==> flow/design.v <==
`timescale 1ns / 1ps
module bcdSubDigit(
    input  [3:0] a,
    input  [3:0] b,
    input  borrowIn,
    output reg [3:0] result,
    output reg     borrowOut
);
    wire [4:0] tempSubBinary = a - b - (borrowIn ? 1'b1 : 1'b0); 
    always @(*) begin
        if (tempSubBinary[4] == 1) begin
            borrowOut = 1;
            result = tempSubBinary + 10; 
        end else begin
            borrowOut = 0;
            result = tempSubBinary[3:0];
        end
    end
endmodule
`timescale 1ns / 1ps
module buttonSyncPulse(
    input  clk,
    input  resetPulse,
    input  button,
    output buttonPulse
);
    parameter DEBOUNCE_CLKS = 240000;
    reg [$clog2(DEBOUNCE_CLKS)-1:0] debounceCounter; 
    reg debouncedButton; 
    always @(posedge clk) begin
        if (~resetPulse) begin 
            debounceCounter <= 0;
            debouncedButton <= 1; 
        end else begin
            if (button != debouncedButton) begin
                if (debounceCounter == (DEBOUNCE_CLKS - 1)) begin
                    debouncedButton <= button; 
                    debounceCounter <= 0; 
                end else begin
                    debounceCounter <= debounceCounter + 1;
                end
            end else begin
                debounceCounter <= 0;
            end
        end
    end
    reg debouncedButtonSync1;
    reg debouncedButtonSync2; 
    always @(posedge clk) begin
        if (~resetPulse) begin 
            debouncedButtonSync1 <= 1;
            debouncedButtonSync2 <= 1;
        end else begin
            debouncedButtonSync1 <= debouncedButton;       
            debouncedButtonSync2 <= debouncedButtonSync1; 
        end
    end
    reg debouncedButtonSync2Delayed; 
    always @(posedge clk) begin
        if (~resetPulse) begin 
            debouncedButtonSync2Delayed <= 1;
        end else begin
            debouncedButtonSync2Delayed <= debouncedButtonSync2; 
        end
    end
    assign buttonPulse = !debouncedButtonSync2 && debouncedButtonSync2Delayed;
endmodule
`timescale 1ns / 1ps
module systemResetHandler(
    input  clk,
    input  reset,
    output resetPulse
);
    parameter DEBOUNCE_CLKS = 240000;
    reg [$clog2(DEBOUNCE_CLKS)-1:0] debounceCounter;
    reg debouncedReset;
    always @(posedge clk) begin 
        if (reset != debouncedReset) begin
            if (debounceCounter == (DEBOUNCE_CLKS - 1)) begin
                debouncedReset <= reset;
                debounceCounter <= 0;
            end else begin
                debounceCounter <= debounceCounter + 1;
            end
        end else begin
            debounceCounter <= 0;
        end
    end
    assign resetPulse = ~debouncedReset; 
endmodule
`timescale 1ns / 1ps
module SevenSegmentALU(
    input clk, 
    input reset,
    input onesBtn, 
    input tensBtn, 
    input hundredsBtn, 
    input sign, 
    input enter, 
    output [6:0] seg,
    output [3:0] anode 
);
    parameter DEBOUNCE_CLKS = 1000;
    wire resetPulse;
    systemResetHandler #(.DEBOUNCE_CLKS(DEBOUNCE_CLKS)) resetHandlerInstance (
        .clk(clk),
        .reset(reset),
        .resetPulse(resetPulse)
    );
    wire onesBtnPulse;
    buttonSyncPulse #(.DEBOUNCE_CLKS(DEBOUNCE_CLKS)) onesBtnGen (
        .clk(clk),
        .resetPulse(resetPulse), 
        .button(onesBtn),
        .buttonPulse(onesBtnPulse)
    );
    wire tensBtnPulse;
    buttonSyncPulse #(.DEBOUNCE_CLKS(DEBOUNCE_CLKS)) tensBtnGen (
        .clk(clk),
        .resetPulse(resetPulse), 
        .button(tensBtn),
        .buttonPulse(tensBtnPulse)
    );
    wire hundredsBtnPulse;
    buttonSyncPulse #(.DEBOUNCE_CLKS(DEBOUNCE_CLKS)) hundredsBtnGen (
        .clk(clk),
        .resetPulse(resetPulse), 
        .button(hundredsBtn),
        .buttonPulse(hundredsBtnPulse)
    );
    wire signPulse;
    buttonSyncPulse #(.DEBOUNCE_CLKS(DEBOUNCE_CLKS)) signBtnGen (
        .clk(clk),
        .resetPulse(resetPulse), 
        .button(sign),
        .buttonPulse(signPulse)
    );
    wire enterPulse;
    buttonSyncPulse #(.DEBOUNCE_CLKS(DEBOUNCE_CLKS)) enterBtnGen (
        .clk(clk),
        .resetPulse(resetPulse), 
        .button(enter),
        .buttonPulse(enterPulse)
    );
    reg [3:0] bcdOnes;
    reg [3:0] bcdTens;
    reg [3:0] bcdHundreds;
    reg [3:0] bcdThousands;
    wire numberOn; 
    wire finished; 
    reg [15:0] firstNumber;
    reg [15:0] secondNumber;
    reg [15:0] sum;
    reg [16:0] carry;
    reg [2:0] state;
    localparam STATE_INPUT_1        = 3'd0;
    localparam STATE_WAIT_1         = 3'd1;
    localparam STATE_INPUT_2        = 3'd2;
    localparam STATE_WAIT_2         = 3'd3;
    localparam STATE_CALC           = 3'd4;
    localparam STATE_UPDATE_DISPLAY = 3'd5;
    localparam STATE_DONE           = 3'd6;
    assign numberOn = (state == STATE_INPUT_2);
    assign finished = (state == STATE_DONE);
    wire [3:0] firstNumberThousandsVal  = firstNumber[15:12];
    wire [3:0] firstNumberHundredsVal = firstNumber[11:8];
    wire [3:0] firstNumberTensVal     = firstNumber[7:4];
    wire [3:0] firstNumberOnesVal     = firstNumber[3:0];
    wire [3:0] secondNumberThousandsVal = secondNumber[15:12];
    wire [3:0] secondNumberHundredsVal  = secondNumber[11:8];
    wire [3:0] secondNumberTensVal      = secondNumber[7:4];
    wire [3:0] secondNumberOnesVal      = secondNumber[3:0];
    reg [3:0] addResultOnes;
    reg [3:0] addResultTens;
    reg [3:0] addResultHundreds;
    reg carryOneAdd;
    reg carryTenAdd;
    reg carryHundredAdd;
    wire [15:0] sameSignCalculatedSum = {firstNumberThousandsVal, addResultHundreds, addResultTens, addResultOnes};
    always @(*) begin 
        if ((firstNumberOnesVal + secondNumberOnesVal) > 9) begin
            addResultOnes = firstNumberOnesVal + secondNumberOnesVal + 6;
            carryOneAdd = 1;
        end else begin
            addResultOnes = firstNumberOnesVal + secondNumberOnesVal;
            carryOneAdd = 0;
        end
        if ((firstNumberTensVal + secondNumberTensVal + carryOneAdd) > 9) begin
            addResultTens = firstNumberTensVal + secondNumberTensVal + carryOneAdd + 6;
            carryTenAdd = 1;
        end else begin
            addResultTens = firstNumberTensVal + secondNumberTensVal + carryOneAdd;
            carryTenAdd = 0;
        end
        if ((firstNumberHundredsVal + secondNumberHundredsVal + carryTenAdd) > 9) begin
            addResultHundreds = firstNumberHundredsVal + secondNumberHundredsVal + carryTenAdd + 6;
            carryHundredAdd = 1;
        end else begin
            addResultHundreds = firstNumberHundredsVal + secondNumberHundredsVal + carryTenAdd;
            carryHundredAdd = 0;
        end
    end
    wire isFirstMagnitudeGreater = (firstNumber[11:0] > secondNumber[11:0]);
    wire areMagnitudesEqual      = (firstNumber[11:0] == secondNumber[11:0]);
    wire [3:0] largerMagnitudeHundreds  = isFirstMagnitudeGreater ? firstNumberHundredsVal : secondNumberHundredsVal;
    wire [3:0] largerMagnitudeTens      = isFirstMagnitudeGreater ? firstNumberTensVal     : secondNumberTensVal;
    wire [3:0] largerMagnitudeOnes      = isFirstMagnitudeGreater ? firstNumberOnesVal     : secondNumberOnesVal;
    wire [3:0] smallerMagnitudeHundreds = isFirstMagnitudeGreater ? secondNumberHundredsVal : firstNumberHundredsVal;
    wire [3:0] smallerMagnitudeTens     = isFirstMagnitudeGreater ? secondNumberTensVal     : firstNumberTensVal;
    wire [3:0] smallerMagnitudeOnes     = isFirstMagnitudeGreater ? secondNumberOnesVal     : firstNumberOnesVal;
    wire [3:0] resultMagnitudeHundreds, resultMagnitudeTens, resultMagnitudeOnes;
    wire borrowOutOnes, borrowOutTens, borrowOutHundreds;
    bcdSubDigit subOnesInstance (
        .a(largerMagnitudeOnes),
        .b(smallerMagnitudeOnes),
        .borrowIn(1'b0),
        .result(resultMagnitudeOnes),
        .borrowOut(borrowOutOnes)
    );
    bcdSubDigit subTensInstance (
        .a(largerMagnitudeTens),
        .b(smallerMagnitudeTens),
        .borrowIn(borrowOutOnes),
        .result(resultMagnitudeTens),
        .borrowOut(borrowOutTens)
    );
    bcdSubDigit subHundredsInstance (
        .a(largerMagnitudeHundreds),
        .b(smallerMagnitudeHundreds),
        .borrowIn(borrowOutTens),
        .result(resultMagnitudeHundreds),
        .borrowOut(borrowOutHundreds)
    );
    wire [3:0] finalSumSign = areMagnitudesEqual ? 15 : (isFirstMagnitudeGreater ? firstNumberThousandsVal : secondNumberThousandsVal);
    wire [15:0] differentSignCalculatedSum = {finalSumSign, resultMagnitudeHundreds, resultMagnitudeTens, resultMagnitudeOnes};
    always @(posedge clk) begin
        if (~resetPulse) begin
            bcdOnes <= 0;
            bcdTens <= 0;
            bcdHundreds <= 0;
            bcdThousands <= 15;
            firstNumber <= 0;
            secondNumber <= 0;
            sum <= 0;
            carry <= 0;
            state <= STATE_INPUT_1;
        end else begin
            case (state)
                STATE_INPUT_1: begin
                    if (enterPulse) begin
                        firstNumber <= {bcdThousands, bcdHundreds, bcdTens, bcdOnes};
                        state <= STATE_WAIT_1;
                    end else begin
                        if (onesBtnPulse) begin
                            if (bcdOnes == 9) begin
                                bcdOnes <= 0;
                            end else begin
                                bcdOnes <= bcdOnes + 1;
                            end
                        end
                        if (tensBtnPulse) begin
                            if (bcdTens == 9) begin
                                bcdTens <= 0;
                            end else begin
                                bcdTens <= bcdTens + 1;
                            end
                        end
                        if (hundredsBtnPulse) begin
                            if (bcdHundreds == 9) begin
                                bcdHundreds <= 0;
                            end else begin
                                bcdHundreds <= bcdHundreds + 1;
                            end
                        end
                        if (signPulse) begin
                            case(bcdThousands)
                                15: bcdThousands <= 14;
                                14: bcdThousands <= 15;
                                default: bcdThousands <= 15;
                            endcase
                        end
                    end
                end
                STATE_WAIT_1: begin
                    if (~enter) begin
                        bcdOnes <= 0;
                        bcdTens <= 0;
                        bcdHundreds <= 0;
                        bcdThousands <= 15;
                        state <= STATE_INPUT_2;
                    end
                end
                STATE_INPUT_2: begin
                    if (enterPulse) begin
                        secondNumber <= {bcdThousands, bcdHundreds, bcdTens, bcdOnes};
                        state <= STATE_WAIT_2;
                    end else begin
                        if (onesBtnPulse) begin
                            if (bcdOnes == 9) begin
                                bcdOnes <= 0;
                            end else begin
                                bcdOnes <= bcdOnes + 1;
                            end
                        end
                        if (tensBtnPulse) begin
                            if (bcdTens == 9) begin
                                bcdTens <= 0;
                            end else begin
                                bcdTens <= bcdTens + 1;
                            end
                        end
                        if (hundredsBtnPulse) begin
                            if (bcdHundreds == 9) begin
                                bcdHundreds <= 0;
                            end else begin
                                bcdHundreds <= bcdHundreds + 1;
                            end
                        end
                        if (signPulse) begin
                            case(bcdThousands)
                                15: bcdThousands <= 14;
                                14: bcdThousands <= 15;
                                default: bcdThousands <= 15;
                            endcase
                        end
                    end
                end
                STATE_WAIT_2: begin
                    if (~enter) begin
                        state <= STATE_CALC;
                    end
                end
                STATE_CALC: begin
                    if (firstNumberThousandsVal == secondNumberThousandsVal) begin
                        sum <= sameSignCalculatedSum;
                        carry[16] <= carryHundredAdd;
                    end else begin 
                        sum <= differentSignCalculatedSum;
                        carry <= 0;
                    end
                    state <= STATE_UPDATE_DISPLAY;
                end
                STATE_UPDATE_DISPLAY: begin
                    bcdOnes <= sum[3:0];
                    bcdTens <= sum[7:4];
                    bcdHundreds <= sum[11:8];
                    bcdThousands <= sum[15:12];
                    state <= STATE_DONE;
                end
                STATE_DONE: begin
                end
            endcase
        end
    end
    parameter MUX_COUNT_MAX = 3000;
    reg [11:0] muxClkCounter;
    reg muxPulse;
    reg [1:0] digitSelector;
    reg [3:0] currentDisplayBcd;
    reg [3:0] anodeOutputReg;
    assign anode = anodeOutputReg;
    always @(posedge clk) begin
        if (~resetPulse) begin
            muxClkCounter <= 0;
            muxPulse <= 0;
            digitSelector <= 0;
            anodeOutputReg <= 4'b1111;
            currentDisplayBcd <= 0;
        end else begin
            if (muxClkCounter == MUX_COUNT_MAX - 1) begin
                muxClkCounter <= 0;
                muxPulse <= 1;
                digitSelector <= digitSelector + 1;
            end else begin
                muxClkCounter <= muxClkCounter + 1;
                muxPulse <= 0;
            end
            if (muxPulse) begin
                case (digitSelector)
                    2'd0: begin
                        anodeOutputReg <= 4'b1110;
                        currentDisplayBcd <= bcdOnes;
                    end
                    2'd1: begin
                        anodeOutputReg <= 4'b1101;
                        currentDisplayBcd <= bcdTens;
                    end
                    2'd2: begin
                        anodeOutputReg <= 4'b1011;
                        currentDisplayBcd <= bcdHundreds;
                    end
                    2'd3: begin
                        anodeOutputReg <= 4'b0111;
                        currentDisplayBcd <= bcdThousands;
                    end
                endcase
            end
        end
    end
    reg [6:0] segOutReg;
    assign seg = segOutReg;
    always @(*) begin
        case(currentDisplayBcd)
            4'b0000: segOutReg = 7'b0111111;
            4'b0001: segOutReg = 7'b0000110;
            4'b0010: segOutReg = 7'b1011011;
            4'b0011: segOutReg = 7'b1001111;
            4'b0100: segOutReg = 7'b1100110;
            4'b0101: segOutReg = 7'b1101101;
            4'b0110: segOutReg = 7'b1111101;
            4'b0111: segOutReg = 7'b0000111;
            4'b1000: segOutReg = 7'b1111111;
            4'b1001: segOutReg = 7'b1101111;
            4'b1110: segOutReg = 7'b1000000;
            4'b1111: segOutReg = 7'b0000000;
            default: segOutReg = 7'b0000000;
        endcase
    end
endmodule
## Tool chain data of SevenSegmentALU

Tool output for the design above, in the order of the flow.
Lines are those of the file above, counted from 1.
Cell names lack the library's common part.
The mark -- stands for no value.

| inputs | value |
|---|---|
| design top | SevenSegmentALU |
| clock | clk |
| standard-cell library | sky130hd |
| timing corner | tt_025C_1v80 |

## Word-level counts

Yosys after proc, flatten, opt, wreduce and memory -nomap, before mapping. Print and check cells are not counted.
Yosys's memory passes give these memory sizes; they may raise the number of words (mostly to a power of two), join words into wider ones and drop unused or constant bits.

| bit counts | value |
|---|---|
| latch bits | 0 |
| memories kept | 1 |
| bits in read-only memories | 112 |
| word width x clocked read ports | 7 |
| RAM bits | 0 |
| flip-flop bits (word level) | 171 |
| input port bits | 7 |

Memory list:

| memory | depth | bits a word | read ports | write ports | RTL line | RTL |
|---|---|---|---|---|---|---|
| (no name shown) | 16 | 7 | 1 | 0 | 403 | `case(currentDisplayBcd)` |

| cells by class | value |
|---|---|
| reduce/logical cells | 35 |
| $add $sub $neg | 32 |
| bitwise gates (word level) | 6 |
| multipliers | 0 |
| divide/modulo/power cells | 0 |
| $lt $le $gt $ge | 4 |
| shift-type cells | 0 |
| equality and inequality tests | 36 |
| muxes and demuxes | 49 |

Operators by type and width:

| kind | count |
|---|---|
| 4-bit 2-to-1 mux | 29 |
| 10-bit by 1-bit adder with 10-bit output (second input constant) | 6 |
| 10-bit equality test (second input constant) | 6 |
| 4-bit case mux with 3-bit select | 4 |
| 4-bit case mux with 4-bit select | 2 |
| 3-bit case mux with 6-bit select | 1 |
| 2-bit AND reduction | 8 |
| 4-bit equality test (second input constant) | 4 |
| 4-bit AND reduction | 4 |
| 16-bit 2-to-1 mux | 1 |
| 3-bit OR reduction | 5 |
| 4-bit by 4-bit adder with 5-bit output | 3 |
| 4-bit by 4-bit subtractor with 5-bit output | 3 |
| 12-bit by 1-bit adder with 12-bit output (second input constant) | 1 |
| 12-bit > comparator | 1 |
| 12-bit equality test | 1 |
| 12-bit equality test (second input constant) | 1 |
| 2-bit by 1-bit inequality test with 1-bit output (second input constant) | 6 |
| 4-bit by 1-bit adder with 4-bit output (second input constant) | 3 |
| 4-bit by 3-bit adder with 4-bit output (second input constant) | 3 |
| 4-bit adder | 3 |
| 4-bit adder (second input constant) | 3 |
| 5-bit by 1-bit adder with 6-bit output | 2 |
| 6-bit by 4-bit > comparator with 1-bit output (second input constant) | 2 |
| 3-bit 2-to-1 mux | 4 |
| 5-bit by 1-bit subtractor with 5-bit output | 2 |
| 4-bit by 1-bit adder with 4-bit output | 2 |
| 1-bit 2-to-1 mux | 8 |

Other operator kinds: 19; their cells: 44.

## Logic depth

Longest topological path by Yosys (ltp), each cell counted once; first at word level (registers and memories cut), then after technology mapping (sequential cells cut; the memories' decode and read muxes count).

| depth | value |
|---|---|
| depth after elaboration | 12 |
| ABC_AREA | 0 |
| mapped depth | 26 |
| mapped depth without buffers | 25 |

## Synthesis result

The flow's flattened synthesis, as Yosys stat reports it; memories are mapped. The netlist is that of the ABC_AREA named above (0 if unset); the other value can give another one.

| synthesis totals | value |
|---|---|
| sequential area | 3633.5 µm² |
| flip-flop cells | 181 |
| cells in the netlist | 1060 |
| synthesis area | 9120.0 µm² |
| buffer cells | 35 |

Cell types:

| cell | count |
|---|---|
| dfxtp_1 | 180 |
| ha_1 | 57 |
| xnor2_1 | 60 |
| nor2_1 | 136 |
| nand2_1 | 126 |
| a21oi_1 | 79 |
| xor2_1 | 28 |
| nand2b_1 | 35 |
| o21ai_0 | 43 |
| inv_1 | 52 |
| fa_1 | 9 |
| mux2i_1 | 16 |
| nand3_1 | 26 |
| or2_2 | 18 |
| clkbuf_1 | 29 |
| and3_1 | 15 |
| a211oi_1 | 12 |
| nand4_1 | 14 |

Not listed: further types 50, cells in them 125.
By module: a second synthesis without flattening, with its own total; a netlist apart from the flattened one above.

| second synthesis, totals | value |
|---|---|
| cell total of the unflattened synthesis | 1198 |
| area (unflattened synthesis) | 10163.5 µm² |

Each row is one instance without its submodules.

By module:

| module | seq. area (µm²) | times used | area (µm²) | cells |
|---|---|---|---|---|
| SevenSegmentALU | 2001.9 | 1 | 5671.7 | 717 |
| buttonSyncPulse (DEBOUNCE_CLKS=1000) | 280.3 | 5 | 628.1 | 65 |
| bcdSubDigit | 0.0 | 3 | 280.3 | 33 |
| systemResetHandler (DEBOUNCE_CLKS=1000) | 230.2 | 1 | 510.5 | 57 |

## Path before layout

OpenSTA on the mapped netlist: ideal clock, no wires. The path of least setup slack (recovery checks aside). Input and output delay are each 20% of the period. Register names are those of the netlist, which keeps one name where synthesis merged equal registers.

| timing post-synthesis | value |
|---|---|
| kind | register to register |
| from | reg secondNumber[1] |
| to | reg sum[11] |
| launch time at the first pin | 0.000 ns |
| library setup time | 0.118 ns |
| path slack | 4.640 ns |
| period | 10.0 ns |
| path buffers | 0 |
| driving pins on the path | 26 |
| data required time | 9.882 ns |
| data arrival time | 5.242 ns |
| delay of the path | 5.360 ns |
| synthesis period reached | 5.36 ns |

"delay of the path" = arrival - input delay + setup time.
"driving pins on the path" counts driving pins, that of a launching flip-flop among them; a cell with two outputs on the path counts twice.
"synthesis period reached" is the clock period less the worst setup slack; recovery checks do not enter. This is arithmetic on one report: input and output delays are still those of the set period (20% each).
Between the ends stands the longest chain of elaborated cells between them, by number of cells; it is not shown to be the way that was timed. Of several equally long chains one is given.
A line is the first line of the expression or statement that the cell stems from. Yosys adds cells for indexed reads and writes and turns some case tables into memories.
A register here has more assigning lines than the two given.

| between the ends, post-synthesis | value |
|---|---|
| path through | dfxtp_1 -> inv_1 -> ha_1 -> nor2b_1 -> o211ai_1 -> a211o_1 -> a31oi_4 -> mux2i_1 -> ha_1 -> a211oi_2 -> o31a_4 -> fa_1 -> inv_1 -> fa_1 -> nand2b_1 -> a21oi_1 -> xnor2_2 -> fa_1 -> inv_1 -> fa_1 -> nand2b_1 -> a21oi_1 -> xnor2_2 -> or3_1 -> mux2i_1 -> o21ai_1 |
| cells in the longest elaborated chain | 12 |
| elaborated cells between the ends (all ways) | 30 |

RTL lines, path post-synthesis:

| item | RTL line | RTL |
|---|---|---|
| start: declaration | 152 | `reg [15:0] secondNumber;` |
| start: assignment | 243 | `secondNumber <= 0;` |
| start: assignment | 295 | `secondNumber <= {bcdThousands, bcdHundreds, bcdTens, bcdOnes};` |
| 12-bit > comparator | 203 | `wire isFirstMagnitudeGreater = (firstNumber[11:0] > secondNumber[11:0]);` |
| 4-bit 2-to-1 mux | 207 | `wire [3:0] largerMagnitudeOnes      = isFirstMagnitudeGreater ? firstNumberOnesVal     : secondNumberOnesVal;` |
| 4-bit by 4-bit subtractor with 5-bit output | 9 | `wire [4:0] tempSubBinary = a - b - (borrowIn ? 1'b1 : 1'b0);` |
| 1-bit 2-to-1 mux | 11 | `if (tempSubBinary[4] == 1) begin` |
| 1-bit 2-to-1 mux | 9 |  |
| 5-bit by 1-bit subtractor with 5-bit output | 9 |  |
| 1-bit 2-to-1 mux | 11 |  |
| 1-bit 2-to-1 mux | 9 |  |
| 5-bit by 1-bit subtractor with 5-bit output | 9 |  |
| 4-bit adder | 13 | `result = tempSubBinary + 10;` |
| 4-bit 2-to-1 mux | 11 |  |
| 16-bit 2-to-1 mux | 334 | `if (firstNumberThousandsVal == secondNumberThousandsVal) begin` |
| end: assignment | 335 | `sum <= sameSignCalculatedSum;` |
| end: assignment | 338 | `sum <= differentSignCalculatedSum;` |
| end: declaration | 153 | `reg [15:0] sum;` |

## Worst path after layout

Path of least setup slack in the final report of run 1 (OpenROAD, finished layout, wires in). Where an end is a register, its clock arrival counts in the times.

| timing post-layout | value |
|---|---|
| kind | register to register |
| from | reg secondNumber[6] |
| to | reg sum[11] |
| data required time | 6.54 ns |
| path buffers | 0 |
| library setup time | 0.11 ns |
| launch time at the first pin | 0.42 ns |
| data arrival time | 6.02 ns |
| driving pins on the path | 25 |
| path slack | 0.51 ns |
| period | 6.23 ns |

Between the ends stands the longest chain of elaborated cells between them, by number of cells; it is not shown to be the way that was timed. Of several equally long chains one is given.
A register here has more assigning lines than the two given.

| between the ends, post-layout | value |
|---|---|
| path through | dfxtp_1 -> inv_1 -> ha_1 -> nand4_1 -> nor3_1 -> a31oi_4 -> mux2i_1 -> ha_1 -> a211oi_2 -> o31a_4 -> fa_1 -> inv_1 -> fa_1 -> nand2b_1 -> a21oi_1 -> xnor2_2 -> fa_1 -> inv_1 -> fa_1 -> nand2b_1 -> a21oi_1 -> xnor2_2 -> or3_1 -> mux2i_1 -> o21ai_1 |
| cells in the longest elaborated chain | 12 |
| elaborated cells between the ends (all ways) | 28 |

RTL lines, path post-layout:

| item | RTL line | RTL |
|---|---|---|
| start: declaration | 152 | `reg [15:0] secondNumber;` |
| start: assignment | 243 | `secondNumber <= 0;` |
| start: assignment | 295 | `secondNumber <= {bcdThousands, bcdHundreds, bcdTens, bcdOnes};` |
| 12-bit > comparator | 203 | `wire isFirstMagnitudeGreater = (firstNumber[11:0] > secondNumber[11:0]);` |
| 4-bit 2-to-1 mux | 207 | `wire [3:0] largerMagnitudeOnes      = isFirstMagnitudeGreater ? firstNumberOnesVal     : secondNumberOnesVal;` |
| 4-bit by 4-bit subtractor with 5-bit output | 9 | `wire [4:0] tempSubBinary = a - b - (borrowIn ? 1'b1 : 1'b0);` |
| 1-bit 2-to-1 mux | 11 | `if (tempSubBinary[4] == 1) begin` |
| 1-bit 2-to-1 mux | 9 |  |
| 5-bit by 1-bit subtractor with 5-bit output | 9 |  |
| 1-bit 2-to-1 mux | 11 |  |
| 1-bit 2-to-1 mux | 9 |  |
| 5-bit by 1-bit subtractor with 5-bit output | 9 |  |
| 4-bit adder | 13 | `result = tempSubBinary + 10;` |
| 4-bit 2-to-1 mux | 11 |  |
| 16-bit 2-to-1 mux | 334 | `if (firstNumberThousandsVal == secondNumberThousandsVal) begin` |
| end: assignment | 335 | `sum <= sameSignCalculatedSum;` |
| end: assignment | 338 | `sum <= differentSignCalculatedSum;` |
| end: declaration | 153 | `reg [15:0] sum;` |

Memo
Re: implementation data of SevenSegmentALU

Settings and measured results of 3 stored flow runs for module SevenSegmentALU (sky130hd), not sorted in any way. The constraints put input and output delay at 20% of the set period each and load the outputs with 0.01 pF.
"period reached" means the clock period less the worst setup slack. The figure is calculated, with input and output delays left at 20% of the set period.
"time of the worst setup path" is the time allowed to the run's worst setup path (the clock period less input and output delay, where it has them) less its slack. Clock arrival times count: a late capture clock shortens it, a late launch clock lengthens it.
By "power consumption" is meant OpenSTA's value without simulated activity: inputs other than the clock are taken to toggle once in ten clock periods, and the tool carries that through the logic.

#### Run 1

| setting | value |
|---|---|
| CORE_UTILIZATION | `45` |
| period_ns | `6.23` |
| CAP_MARGIN | `20` |
| CORE_MARGIN | `2` |
| SLEW_MARGIN | `20` |

| result | value |
|---|---|
| Yosys chip area after synthesis | 9120.0 µm² |
| overall die area | 21421.2 µm² |
| standard-cell area of the final layout | 10105.9 µm² |
| post-route utilization | 50.4 % |
| worst setup slack after layout | 0.514 ns |
| total negative slack | 0.000 ns |
| smallest hold slack | 0.412 ns |
| power consumption | 2244 µW |
| period reached | 5.716 ns |
| time of the worst setup path | 5.72 ns |
| worst path kind | register to register |

#### Run 2

| setting | value |
|---|---|
| CELL_PAD_IN_SITES_DETAIL_PLACEMENT | `2` |
| CORE_MARGIN | `10` |
| CORE_UTILIZATION | `15` |
| CTS_CLUSTER_SIZE | `69` |
| GPL_TIMING_DRIVEN | `0` |
| MAX_ROUTING_LAYER | `met5` |
| MIN_ROUTING_LAYER | `met2` |
| TNS_END_PERCENT | `5` |
| period_ns | `10.4` |
| CAP_MARGIN | `20` |
| SLEW_MARGIN | `20` |

| result | value |
|---|---|
| Yosys chip area after synthesis | 9120.0 µm² |
| overall die area | 71062.2 µm² |
| standard-cell area of the final layout | 10835.4 µm² |
| post-route utilization | 18.0 % |
| worst setup slack after layout | 3.937 ns |
| total negative slack | 0.000 ns |
| smallest hold slack | 0.421 ns |
| power consumption | 1372 µW |
| period reached | 6.463 ns |
| time of the worst setup path | 6.46 ns |
| worst path kind | register to register |

#### Run 3

| setting | value |
|---|---|
| ABC_AREA | `1` |
| CAP_MARGIN | `5` |
| CELL_PAD_IN_SITES_GLOBAL_PLACEMENT | `2` |
| CORE_ASPECT_RATIO | `1.21` |
| CORE_UTILIZATION | `30` |
| CTS_CLUSTER_DIAMETER | `305` |
| CTS_CLUSTER_SIZE | `41` |
| GPL_TIMING_DRIVEN | `1` |
| HOLD_SLACK_MARGIN | `0.08` |
| PLACE_DENSITY_LB_ADDON | `0.1` |
| SLEW_MARGIN | `0` |
| TNS_END_PERCENT | `95` |
| period_ns | `3.65` |
| CORE_MARGIN | `2` |

| result | value |
|---|---|
| Yosys chip area after synthesis | 9216.3 µm² |
| overall die area | 32145.3 µm² |
| standard-cell area of the final layout | 11288.3 µm² |
| post-route utilization | 37.4 % |
| worst setup slack after layout | -0.904 ns |
| total negative slack | -2.944 ns |
| smallest hold slack | 0.411 ns |
| power consumption | 3747 µW |
| period reached | 4.554 ns |
| time of the worst setup path | 4.55 ns |
| worst path kind | register to register |
